==> flow/design.v <==
module DirectMappedCache #( parameter       BLOCK_SIZE = 32,
                            parameter       NUM_OF_BLOCKS_PER_LINE = 4,
                            parameter       NUM_OF_CACHE_LINES = 4,
                            parameter       ADDRESS_SIZE = 32
                            )
(
input rst_n_i, clk_i, read_i, write_i, write_line_i, read_line_i,
input [ADDRESS_SIZE - 1: 0] address_i,
input [BLOCK_SIZE - 1: 0] data_i,
input [NUM_OF_BLOCKS_PER_LINE*BLOCK_SIZE - 1 : 0] line_i,  
output reg [BLOCK_SIZE - 1: 0] data_o,
output reg [NUM_OF_BLOCKS_PER_LINE*BLOCK_SIZE - 1 : 0] line_o,
output reg [ADDRESS_SIZE - 1: 0]                        address_o,
output reg hit_o, read_flush_o, read_fetch_o, write_flush_o, write_fetch_o
);
reg rst_n_reg, read_reg, write_reg, write_line_reg, read_line_reg;
reg [ADDRESS_SIZE - 1: 0] address_reg;
reg [BLOCK_SIZE - 1: 0] data_i_reg;
reg [NUM_OF_BLOCKS_PER_LINE*BLOCK_SIZE - 1 : 0] line_i_reg;
localparam BLOCK_OFFSET_LENGTH = $clog2(NUM_OF_BLOCKS_PER_LINE);
localparam INDEX_LENGTH = $clog2(NUM_OF_CACHE_LINES);
localparam TAG_LENGTH = ADDRESS_SIZE - BLOCK_OFFSET_LENGTH - INDEX_LENGTH;
localparam DIRTY_BIT = 1'b1;  
localparam VALID_BIT = 1'b1;  
localparam CACHE_LINE_LENGTH = DIRTY_BIT + VALID_BIT + TAG_LENGTH + NUM_OF_BLOCKS_PER_LINE * BLOCK_SIZE;
localparam DIRTY_BIT_INDEX = CACHE_LINE_LENGTH - 1;
localparam VALID_BIT_INDEX = CACHE_LINE_LENGTH - 1 - DIRTY_BIT;
localparam TAG_INDEX = CACHE_LINE_LENGTH -1 - DIRTY_BIT - VALID_BIT;
wire [BLOCK_OFFSET_LENGTH - 1: 0] block_offset;
wire [INDEX_LENGTH - 1: 0] index;
wire [TAG_LENGTH - 1: 0] tag;
reg  [CACHE_LINE_LENGTH - 1: 0] cache [NUM_OF_CACHE_LINES - 1: 0];  
integer i;
assign index = address_reg[INDEX_LENGTH + BLOCK_OFFSET_LENGTH - 1 -: INDEX_LENGTH];
assign block_offset = address_reg[BLOCK_OFFSET_LENGTH - 1 -: BLOCK_OFFSET_LENGTH];
assign tag = address_reg[ADDRESS_SIZE - 1 -: TAG_LENGTH];
always @(posedge clk_i) begin
     rst_n_reg <= rst_n_i;
     read_reg <= read_i;
     write_reg <= write_i;
     write_line_reg <= write_line_i;
     read_line_reg <= read_line_i;
     address_reg <= address_i;
     data_i_reg <= data_i;
     line_i_reg <= line_i;
end
always @(posedge clk_i ) begin  
    if(!rst_n_reg) begin
        hit_o <= 0;
        read_flush_o <= 0;
        read_fetch_o <= 0;
        write_flush_o <= 0;
        write_fetch_o <= 0;
        for(i = 0; i < NUM_OF_CACHE_LINES; i = i + 1) begin
            cache[i][VALID_BIT_INDEX] <= 0;
        end
    end
    hit_o <= 0;
    read_flush_o <= 0;
    read_fetch_o <= 0;
    write_flush_o <= 0;
    write_fetch_o <= 0;
    if(read_reg) begin 
        if(cache[index][VALID_BIT_INDEX] && cache[index][TAG_INDEX -: TAG_LENGTH] == tag) begin
            hit_o <= 1;
            data_o <= cache[index][block_offset*BLOCK_SIZE + BLOCK_SIZE - 1 -: BLOCK_SIZE];
        end
        else if(cache[index][VALID_BIT_INDEX] && cache[index][DIRTY_BIT_INDEX] && !(cache[index][TAG_INDEX -: TAG_LENGTH] == tag)) begin
            read_flush_o <= 1;
        end
        else if(cache[index][VALID_BIT_INDEX] && !cache[index][DIRTY_BIT_INDEX] && !(cache[index][TAG_INDEX -: TAG_LENGTH] == tag)) begin
            read_fetch_o <= 1;
        end
        else if(!cache[index][VALID_BIT_INDEX]) begin
            read_fetch_o <= 1;
        end
    end
    if(write_reg) begin
        if(cache[index][VALID_BIT_INDEX] && cache[index][TAG_INDEX -: TAG_LENGTH] == tag) begin
            hit_o <= 1;
            read_flush_o <= 0;
            read_fetch_o <= 0;
            write_flush_o <= 0;
            write_fetch_o <= 0;
            cache[index][ DIRTY_BIT_INDEX ] <= 1;
            cache[index][ block_offset*BLOCK_SIZE + BLOCK_SIZE - 1 -: BLOCK_SIZE] <= data_i_reg;
        end
        else if(cache[index][VALID_BIT_INDEX] && cache[index][DIRTY_BIT_INDEX] && !(cache[index][TAG_INDEX -: TAG_LENGTH] == tag)) begin
            hit_o <= 0;
            read_flush_o <= 0;
            read_fetch_o <= 0;
            write_flush_o <= 1;
            write_fetch_o <= 0;
        end
        else if(cache[index][VALID_BIT_INDEX] && !cache[index][DIRTY_BIT_INDEX] && !(cache[index][TAG_INDEX -: TAG_LENGTH] == tag)) begin
            hit_o <= 0;
            read_flush_o <= 0;
            read_fetch_o <= 0;
            write_flush_o <= 0;
            write_fetch_o <= 1;
        end
        else if(!cache[index][VALID_BIT_INDEX]) begin
            hit_o <= 0;
            read_flush_o <= 0;
            read_fetch_o <= 0;
            write_flush_o <= 0;
            write_fetch_o <= 1;
        end
        else begin
            hit_o <= 0;
            read_flush_o <= 0;
            read_fetch_o <= 0;
            write_flush_o <= 0;
            write_fetch_o <= 0;
        end
    end
    if(write_line_reg) begin
        cache[index] <= {1'b0, 1'b1, tag, line_i_reg};
    end
    if(read_line_reg) begin
        hit_o <= 1;
        read_flush_o <= 0;
        read_fetch_o <= 0;
        write_flush_o <= 0;
        write_fetch_o <= 0;
        line_o <= cache[index][(TAG_INDEX - TAG_LENGTH) -: NUM_OF_BLOCKS_PER_LINE*BLOCK_SIZE];
        address_o <= { cache[index][ TAG_INDEX -: TAG_LENGTH ], index, {BLOCK_OFFSET_LENGTH{1'b0}}};
    end
end
endmodule
module DMC_Controller #(
                            parameter       BLOCK_SIZE = 32,
                            parameter       NUM_OF_BLOCKS_PER_LINE = 4,
                            parameter       NUM_OF_CACHE_LINES = 4,
                            parameter       ADDRESS_SIZE = 32
)
(
input                                                   clk_i,
input                                                   rst_n_i,
input                                                   write_i,
input                                                   read_i,
input                                                   hit_i,
input                                                   start_from_CPU_i,
input                                                   read_flush_i,
input                                                   read_fetch_i,
input                                                   write_flush_i,
input                                                   write_fetch_i,
input       [ADDRESS_SIZE - 1: 0]                       address_from_CPU_i,
input       [ADDRESS_SIZE - 1: 0]                       address_from_cache_i,
input       [BLOCK_SIZE - 1: 0]                         data_from_CPU_i,
input       [BLOCK_SIZE - 1: 0]                         data_from_cache_i,
input       [BLOCK_SIZE - 1: 0]                         data_from_memory_i,
input       [NUM_OF_BLOCKS_PER_LINE*BLOCK_SIZE - 1: 0]  line_i,
output  reg [BLOCK_SIZE - 1: 0]                         data_to_CPU_o,
output  reg [BLOCK_SIZE - 1: 0]                         data_to_cache_o,
output  reg [BLOCK_SIZE - 1: 0]                         data_to_memory_o,
output  reg [NUM_OF_BLOCKS_PER_LINE*BLOCK_SIZE - 1: 0]  line_o,
output  reg [ADDRESS_SIZE - 1: 0]                       address_to_cache_o,
output  reg [ADDRESS_SIZE - 1: 0]                       address_to_memory_o,
output  reg                                             ready_to_CPU_o,
output  reg                                             mem_read_o,
output  reg                                             mem_write_o,
output  reg                                             read_o,
output  reg                                             read_line_o,
output  reg                                             write_o,
output  reg                                             write_line_o
        );
localparam HIT = 0;
localparam READ_FLUSH = 1;
localparam READ_FETCH = 2;
localparam WRITE_FLUSH = 3;
localparam WRITE_FETCH = 4;
localparam READY = 0;
localparam READ = 1;
localparam READ_RESPONSE = 2;
localparam WRITE = 3;
localparam WRITE_RESPONSE = 4;
localparam FLUSH_CACHE_LINE = 5;
localparam READ_LINE = 6;
localparam WRITE_TO_MEM = 7;
localparam READ_FROM_MEM = 8;
localparam WAIT_MEM_READ = 9;
localparam RECEIVE_FROM_MEM = 10;
localparam WRITE_LINE = 11;
reg [$clog2(NUM_OF_BLOCKS_PER_LINE): 0] block_count;
reg [NUM_OF_BLOCKS_PER_LINE*BLOCK_SIZE - 1: 0] local_line;
reg [ADDRESS_SIZE - 1: 0] address_reg, address_from_cache_reg;
reg [BLOCK_SIZE - 1: 0] data_from_CPU_reg, data_from_cache_reg;
reg read_reg, write_reg;
reg [5:0] state;
wire [4:0] response;  
wire [ADDRESS_SIZE - 1: 0] line_address = {address_reg[ADDRESS_SIZE - 1: $clog2(NUM_OF_BLOCKS_PER_LINE)], {$clog2(NUM_OF_BLOCKS_PER_LINE){1'b0}}};
integer i;
always@(posedge clk_i) begin
    if(!rst_n_i) begin
        state <= READY;
        ready_to_CPU_o <= 0;
        mem_read_o <= 0;
        mem_write_o <= 0;
        read_o <= 0;
        read_line_o <= 0;
        write_o <= 0;
        write_line_o <= 0;
    end
    else
    case(state)
        READY: begin
            data_to_CPU_o <= data_from_cache_reg;  
            ready_to_CPU_o <= 1;
            if(start_from_CPU_i) begin
                address_reg <= address_from_CPU_i;
                data_from_CPU_reg <= data_from_CPU_i;
                read_reg <= read_i;
                write_reg <= write_i;
                ready_to_CPU_o <= 0;
                block_count <= 0;
                if(read_i) begin
                    state <= READ;
                end
                else if(write_i) begin
                    state <= WRITE;
                end
                else begin  
                    state <= READY;
                    $display("START RECEIEVED FROM CPU WITH NO INSTRUCTION");
                end
            end
        end
        READ: begin
            read_o <= 1;
            address_to_cache_o <= address_reg;
            state <= READ_RESPONSE;
            write_line_o <= 0;
        end
        READ_RESPONSE: begin
            read_o <= 0;
            if(hit_i == 1) begin
                data_from_cache_reg <= data_from_cache_i;
                state <= READY;
            end
            else if(read_flush_i == 1) begin
                state <= FLUSH_CACHE_LINE;
            end
            else if(read_fetch_i == 1) begin
                state <= READ_FROM_MEM;
            end
            else begin
                state <= READ_RESPONSE;
            end
        end
        WRITE: begin
            data_to_cache_o <= data_from_CPU_reg;
            write_o <= 1;
            address_to_cache_o <= address_reg;
            write_line_o <= 0;
            state <= WRITE_RESPONSE;
        end
        WRITE_RESPONSE: begin
            write_o <= 0;
            if(hit_i == 1) begin
                state <= READY;
            end
            else if(write_flush_i == 1) begin
                state <= FLUSH_CACHE_LINE;
            end
            else if(write_fetch_i == 1) begin
                state <= READ_FROM_MEM;
            end
            else begin
                state <= WRITE_RESPONSE;
            end
        end
        FLUSH_CACHE_LINE: begin
            address_to_cache_o <= address_reg;
            read_line_o <= 1;
            state <= READ_LINE;
        end
        READ_LINE: begin
            read_line_o <= 0;
            if(hit_i == 1) begin
                local_line <= line_i;
                address_from_cache_reg <= address_from_cache_i;
                state <= WRITE_TO_MEM;
            end
        end
        WRITE_TO_MEM: begin
            block_count <= block_count + 1;
            if(block_count < NUM_OF_BLOCKS_PER_LINE) begin  
                mem_write_o <= 1;
                data_to_memory_o <= local_line[block_count*BLOCK_SIZE + BLOCK_SIZE  - 1 -: BLOCK_SIZE];   
                address_to_memory_o <= (address_from_cache_reg + block_count);
            end
            else begin
                block_count <= 0;
                mem_write_o <= 0;
                state <= READ_FROM_MEM;
            end
        end
        READ_FROM_MEM: begin
            mem_read_o <= 1;
            address_to_memory_o <= (line_address + block_count);
            state <= WAIT_MEM_READ;
        end
        WAIT_MEM_READ: begin
            mem_read_o <= 0;
            state <= RECEIVE_FROM_MEM;
        end
        RECEIVE_FROM_MEM: begin
            if(block_count < NUM_OF_BLOCKS_PER_LINE)
                local_line[(block_count * BLOCK_SIZE) + BLOCK_SIZE - 1 -: BLOCK_SIZE]  <= data_from_memory_i;
            block_count <= block_count + 1;
            if(block_count < NUM_OF_BLOCKS_PER_LINE) begin
                state <= READ_FROM_MEM;
            end
            else begin
                block_count <= 0;
                state <= WRITE_LINE;
            end
        end
        WRITE_LINE: begin
            line_o <= local_line;
            write_line_o <= 1;
            address_to_cache_o <= address_reg;
            if(read_reg) begin
                state <= READ;
            end
            else if(write_reg) begin
                state <= WRITE;
            end
            else begin
                $display("GOT TO WRITE_LINE WITH INVALID INSTRUCTION");
                state <= READY;
            end
        end
    endcase
end
endmodule
module dmc_top (
    input         clk_i,
    input         rst_n_i,
    input         start_i,
    input         read_i,
    input         write_i,
    input  [31:0] address_i,
    input  [31:0] data_i,
    output [31:0] data_o,
    output        ready_o,
    output        mem_read_o,
    output        mem_write_o,
    output [31:0] mem_address_o,
    output [31:0] mem_data_o,
    input  [31:0] mem_data_i
);
localparam BLOCK_SIZE = 32;
localparam NUM_OF_BLOCKS_PER_LINE = 4;
localparam NUM_OF_CACHE_LINES = 4;
localparam ADDRESS_SIZE = 32;
localparam LINE_SIZE = NUM_OF_BLOCKS_PER_LINE * BLOCK_SIZE;
wire hit, read_flush, read_fetch, write_flush, write_fetch;
wire cache_read, cache_write, cache_read_line, cache_write_line;
wire [BLOCK_SIZE - 1: 0]   data_from_cache, data_to_cache;
wire [ADDRESS_SIZE - 1: 0] address_from_cache, address_to_cache;
wire [LINE_SIZE - 1: 0]    line_from_cache, line_to_cache;
DMC_Controller #(.BLOCK_SIZE(BLOCK_SIZE), .NUM_OF_BLOCKS_PER_LINE(NUM_OF_BLOCKS_PER_LINE),
                 .NUM_OF_CACHE_LINES(NUM_OF_CACHE_LINES), .ADDRESS_SIZE(ADDRESS_SIZE)) controller (
    .clk_i(clk_i),
    .rst_n_i(rst_n_i),
    .write_i(write_i),
    .read_i(read_i),
    .hit_i(hit),
    .start_from_CPU_i(start_i),
    .read_flush_i(read_flush),
    .read_fetch_i(read_fetch),
    .write_flush_i(write_flush),
    .write_fetch_i(write_fetch),
    .address_from_CPU_i(address_i),
    .address_from_cache_i(address_from_cache),
    .data_from_CPU_i(data_i),
    .data_from_cache_i(data_from_cache),
    .data_from_memory_i(mem_data_i),
    .line_i(line_from_cache),
    .data_to_CPU_o(data_o),
    .data_to_cache_o(data_to_cache),
    .data_to_memory_o(mem_data_o),
    .line_o(line_to_cache),
    .address_to_cache_o(address_to_cache),
    .address_to_memory_o(mem_address_o),
    .ready_to_CPU_o(ready_o),
    .mem_read_o(mem_read_o),
    .mem_write_o(mem_write_o),
    .read_o(cache_read),
    .read_line_o(cache_read_line),
    .write_o(cache_write),
    .write_line_o(cache_write_line)
);
DirectMappedCache #(.BLOCK_SIZE(BLOCK_SIZE), .NUM_OF_BLOCKS_PER_LINE(NUM_OF_BLOCKS_PER_LINE),
                    .NUM_OF_CACHE_LINES(NUM_OF_CACHE_LINES), .ADDRESS_SIZE(ADDRESS_SIZE)) cache (
    .rst_n_i(rst_n_i),
    .clk_i(clk_i),
    .read_i(cache_read),
    .write_i(cache_write),
    .write_line_i(cache_write_line),
    .read_line_i(cache_read_line),
    .address_i(address_to_cache),
    .data_i(data_to_cache),
    .line_i(line_to_cache),
    .data_o(data_from_cache),
    .line_o(line_from_cache),
    .address_o(address_from_cache),
    .hit_o(hit),
    .read_flush_o(read_flush),
    .read_fetch_o(read_fetch),
    .write_flush_o(write_flush),
    .write_fetch_o(write_fetch)
);
endmodule
* From RTL to reports: dmc_top
Tool output for the design above, in the order of the flow.
Line numbers count from 1 in the design file above.
Library cell names are shortened.
A cell with n/a has no value.
- Top :: dmc_top
- Clock port :: clk_i
- Standard-cell library :: sky130hd
- Corner :: tt_025C_1v80

* Elaborated design
Counts by Yosys on the flattened word-level netlist (proc, flatten, opt, wreduce; memories kept). Print and check cells are left out. Cells with the same type and inputs are merged into one.
Yosys's memory passes give these memory sizes; they may raise the number of words (mostly to a power of two), join words into wider ones and drop unused or constant bits.
- Add/sub/neg operators :: 12
- Multiply operators :: 0
- Divide/modulo/power cells :: 0
- Magnitude comparators :: 1
- Equality and inequality tests :: 17
- Shifts and indexed selects :: 6
- Multiplexer cells :: 218
- Bitwise operators :: 164
- Reduce/logical cells :: 35
** Operators by type and width (number)
- two-way mux 158 bit :: 8
- parallel mux 128 bit (select 2 bit) :: 1
- two-way mux 128 bit :: 2
- two-way mux 1 bit :: 182
- bitwise OR 1 bit :: 159
- variable part select 158 x 32 -> 32 bit :: 1
- << shifter 32 x 32 -> 158 bit :: 1
- << shifter 32 x 32 -> 158 bit (first input constant) :: 1
- bitwise AND 128 bit :: 1
- bitwise OR 128 bit :: 1
- variable part select 128 x 32 -> 32 bit :: 1
- NOT 128 bit :: 1
- variable shift 32 x 33 -> 128 bit :: 1
- variable shift 32 x 33 -> 128 bit (first input constant) :: 1
- parallel mux 6 bit (select 12 bit) :: 1
- adder 32 x 1 -> 32 bit (second input constant) :: 2
- subtractor 32 x 1 -> 32 bit (second input constant) :: 2
- adder 32 x 3 -> 32 bit :: 2
- subtractor 32 x 6 -> 32 bit (second input constant) :: 2
- parallel mux 32 bit (select 2 bit) :: 1
- two-way mux 6 bit :: 9
- negator 32 -> 33 bit :: 1
- two-way mux 32 bit :: 1
- == test 28 bit :: 1
- == test 6 x 3 -> 1 bit (second input constant) :: 4
- == test 6 x 4 -> 1 bit (second input constant) :: 4
- AND reduction 3 bit :: 6
- nonzero test 2 bit :: 7
Other operator kinds: 24; their cells: 49.
- Register bits after elaboration :: 952
- Bits in latches :: 0
- Bits in writable memories :: 632
- Memory bits (read-only) :: 0
- Memories kept :: 1
- Input port bits :: 101
** Memories
- cache.cache :: words 4, width 158, RTL line 32 : reg  [CACHE_LINE_LENGTH - 1: 0] cache [NUM_OF_CACHE_LINES - 1: 0];

* Logic depth
Longest topological path by Yosys (ltp), each cell counted once; first at word level (registers and memories cut), then after technology mapping (sequential cells cut; the memories' decode and read muxes count).
- Depth in word-level cells :: 11
- ABC_AREA :: 1
- Gate-level depth with buffers :: 17
- Depth with buffers taken out :: 15

* After synthesis
The flow's flattened synthesis, as Yosys stat reports it; memories are mapped. The netlist is that of the ABC_AREA named above (0 if unset); the other value can give another one.
Totals and module areas in this step are rounded.
- Mapped cells :: 4257
- Mapped area :: 58100 sq um
- Flip-flops :: 1590
- Buffer cells :: 228
** Cell types
- edfxtp_1 :: number 1365, total area 4.1E+04 sq um
- dfxtp_1 :: number 225, total area 4504.32 sq um
- nand2_1 :: number 823, total area 3.09E+03 sq um
- nand3_1 :: number 425, total area 2127.04 sq um
- o21ai_0 :: number 293, total area 1.47E+03 sq um
- a22oi_1 :: number 132, total area 990.95 sq um
- nor2_1 :: number 215, total area 807.024 sq um
- a21oi_1 :: number 143, total area 715.686 sq um
- clkbuf_1 :: number 159, total area 596.822 sq um
- inv_1 :: number 155, total area 581.808 sq um
- o22ai_1 :: number 79, total area 494.224 sq um
- buf_2 :: number 52, total area 260.25 sq um
- a221oi_1 :: number 24, total area 210.202 sq um
- xor2_1 :: number 21, total area 183.926 sq um
- nor3_1 :: number 16, total area 80.077 sq um
- ha_1 :: number 6, total area 75.072 sq um
- or2_2 :: number 12, total area 75.072 sq um
- mux2i_1 :: number 7, total area 70.067 sq um
Not listed: further types 30, cells in them 105.

Memo
Re: implementation data of dmc_top

Flow measurements of dmc_top on sky130hd: 4 stored runs with different settings, listed in no order. Input and output delays are each 20% of the period that was set; the output load is 0.01 pF.
"reached clock period" means the clock period less the worst setup slack. The figure is calculated, with input and output delays left at 20% of the set period.
"time of the worst setup path": the worst setup path's part of the clock period (all of it between registers, 20% less for each end at a port) less its slack. A launch clock that arrives late makes it longer, a capture clock that arrives late makes it shorter.
"total power of the final layout" rests on the timing tool's default activity at the inputs, not on a simulated workload.
Measured values are rounded.

* Flow run A
** Files
==> flow/run.sh <==
#!/bin/bash
# the make line also repeats the synthesis and layout settings of config.mk as NAME=value (left out here)
make -C /OpenROAD-flow-scripts/flow DESIGN_CONFIG=/design/flow/config.mk WORK_HOME=/design/flow/orfs CLKGATE_MAP_FILE= finish
==> flow/config.mk <==
export PLATFORM = sky130hd
export DESIGN_NAME = dmc_top
export DESIGN_NICKNAME = dmc_top
export VERILOG_FILES = /design/flow/design.v
export SDC_FILE = /design/flow/constraint.sdc
export NUM_CORES = 4
export LEC_CHECK = 0
export ABC_AREA = 1
export CAP_MARGIN = 20
export CORE_MARGIN = 2
export CORE_UTILIZATION = 57
export GPL_TIMING_DRIVEN = 1
export MAX_ROUTING_LAYER = met4
export PLACE_DENSITY_LB_ADDON = 0.25
export SETUP_SLACK_MARGIN = 0.85
export SLEW_MARGIN = 15
==> flow/constraint.sdc <==
create_clock -name core_clock -period 5.97 [get_ports {clk_i}]
set_input_delay 1.1940 -clock core_clock [delete_from_list [all_inputs] [get_ports {clk_i}]]
set_output_delay 1.1940 -clock core_clock [all_outputs]
set_load 0.01 [all_outputs]
** Results
- Utilization of the finished layout :: 66.3%
- Reached clock period :: 4.472 ns
- Netlist area reported by Yosys :: 58100 sq um
- Total power of the final layout :: 0.0225 W
- Lowest setup slack :: 1.50 ns
- Total negative setup slack :: 0.000 ns
- Die outline area :: 104000 sq um
- Worst hold slack in the final report :: 0.331 ns
- Time of the worst setup path :: 4.47 ns
- Worst setup path kind :: register to register
- Std-cell area (final layout) :: 67200 sq um

* Flow run B
** Files
==> flow/run.sh <==
#!/bin/bash
# the make line also repeats the synthesis and layout settings of config.mk as NAME=value (left out here)
make -C /OpenROAD-flow-scripts/flow DESIGN_CONFIG=/design/flow/config.mk WORK_HOME=/design/flow/orfs CLKGATE_MAP_FILE= finish
==> flow/config.mk <==
export PLATFORM = sky130hd
export DESIGN_NAME = dmc_top
export DESIGN_NICKNAME = dmc_top
export VERILOG_FILES = /design/flow/design.v
export SDC_FILE = /design/flow/constraint.sdc
export NUM_CORES = 4
export LEC_CHECK = 0
export CAP_MARGIN = 35
export CELL_PAD_IN_SITES_DETAIL_PLACEMENT = 1
export CELL_PAD_IN_SITES_GLOBAL_PLACEMENT = 3
export CORE_ASPECT_RATIO = 0.71
export CORE_MARGIN = 2
export CORE_UTILIZATION = 70
export GPL_ROUTABILITY_DRIVEN = 1
export GPL_TIMING_DRIVEN = 0
export HOLD_SLACK_MARGIN = 0.28
export MAX_ROUTING_LAYER = met4
export MIN_ROUTING_LAYER = met2
export PLACE_DENSITY_LB_ADDON = 0.29
export SLEW_MARGIN = 35
==> flow/constraint.sdc <==
create_clock -name core_clock -period 3.55 [get_ports {clk_i}]
set_input_delay 0.7100 -clock core_clock [delete_from_list [all_inputs] [get_ports {clk_i}]]
set_output_delay 0.7100 -clock core_clock [all_outputs]
set_load 0.01 [all_outputs]
** Results
Unfinished; error FLW-0024 in placement.

* Flow run C
** Files
==> flow/run.sh <==
#!/bin/bash
# the make line also repeats the synthesis and layout settings of config.mk as NAME=value (left out here)
make -C /OpenROAD-flow-scripts/flow DESIGN_CONFIG=/design/flow/config.mk WORK_HOME=/design/flow/orfs CLKGATE_MAP_FILE= finish
==> flow/config.mk <==
export PLATFORM = sky130hd
export DESIGN_NAME = dmc_top
export DESIGN_NICKNAME = dmc_top
export VERILOG_FILES = /design/flow/design.v
export SDC_FILE = /design/flow/constraint.sdc
export NUM_CORES = 4
export LEC_CHECK = 0
export CAP_MARGIN = 20
export CORE_MARGIN = 2
export CORE_UTILIZATION = 40
export SLEW_MARGIN = 20
==> flow/constraint.sdc <==
create_clock -name core_clock -period 3.13 [get_ports {clk_i}]
set_input_delay 0.6260 -clock core_clock [delete_from_list [all_inputs] [get_ports {clk_i}]]
set_output_delay 0.6260 -clock core_clock [all_outputs]
set_load 0.01 [all_outputs]
** Results
- Utilization of the finished layout :: 49.2%
- Reached clock period :: 3.315 ns
- Netlist area reported by Yosys :: 57200 sq um
- Total power of the final layout :: 0.0433 W
- Lowest setup slack :: -0.185 ns
- Total negative setup slack :: -38.2 ns
- Die outline area :: 146000 sq um
- Worst hold slack in the final report :: 0.307 ns
- Time of the worst setup path :: 3.32 ns
- Worst setup path kind :: register to register
- Std-cell area (final layout) :: 69700 sq um

* Flow run D
** Files
==> flow/run.sh <==
#!/bin/bash
# the make line also repeats the synthesis and layout settings of config.mk as NAME=value (left out here)
make -C /OpenROAD-flow-scripts/flow DESIGN_CONFIG=/design/flow/config.mk WORK_HOME=/design/flow/orfs CLKGATE_MAP_FILE= finish
==> flow/config.mk <==
export PLATFORM = sky130hd
export DESIGN_NAME = dmc_top
export DESIGN_NICKNAME = dmc_top
export VERILOG_FILES = /design/flow/design.v
export SDC_FILE = /design/flow/constraint.sdc
export NUM_CORES = 4
export LEC_CHECK = 0
export ABC_AREA = 1
export CAP_MARGIN = 20
export CELL_PAD_IN_SITES_DETAIL_PLACEMENT = 2
export CORE_ASPECT_RATIO = 0.85
export CORE_MARGIN = 4
export CORE_UTILIZATION = 40
export CTS_CLUSTER_DIAMETER = 140
export GPL_TIMING_DRIVEN = 0
export MAX_ROUTING_LAYER = met4
export MIN_ROUTING_LAYER = met2
export SETUP_SLACK_MARGIN = 1.54
export SLEW_MARGIN = 25
export TNS_END_PERCENT = 90
==> flow/constraint.sdc <==
create_clock -name core_clock -period 5.3 [get_ports {clk_i}]
set_input_delay 1.0600 -clock core_clock [delete_from_list [all_inputs] [get_ports {clk_i}]]
set_output_delay 1.0600 -clock core_clock [all_outputs]
set_load 0.01 [all_outputs]
** Results
Unfinished; error GRT-0116 in routing.
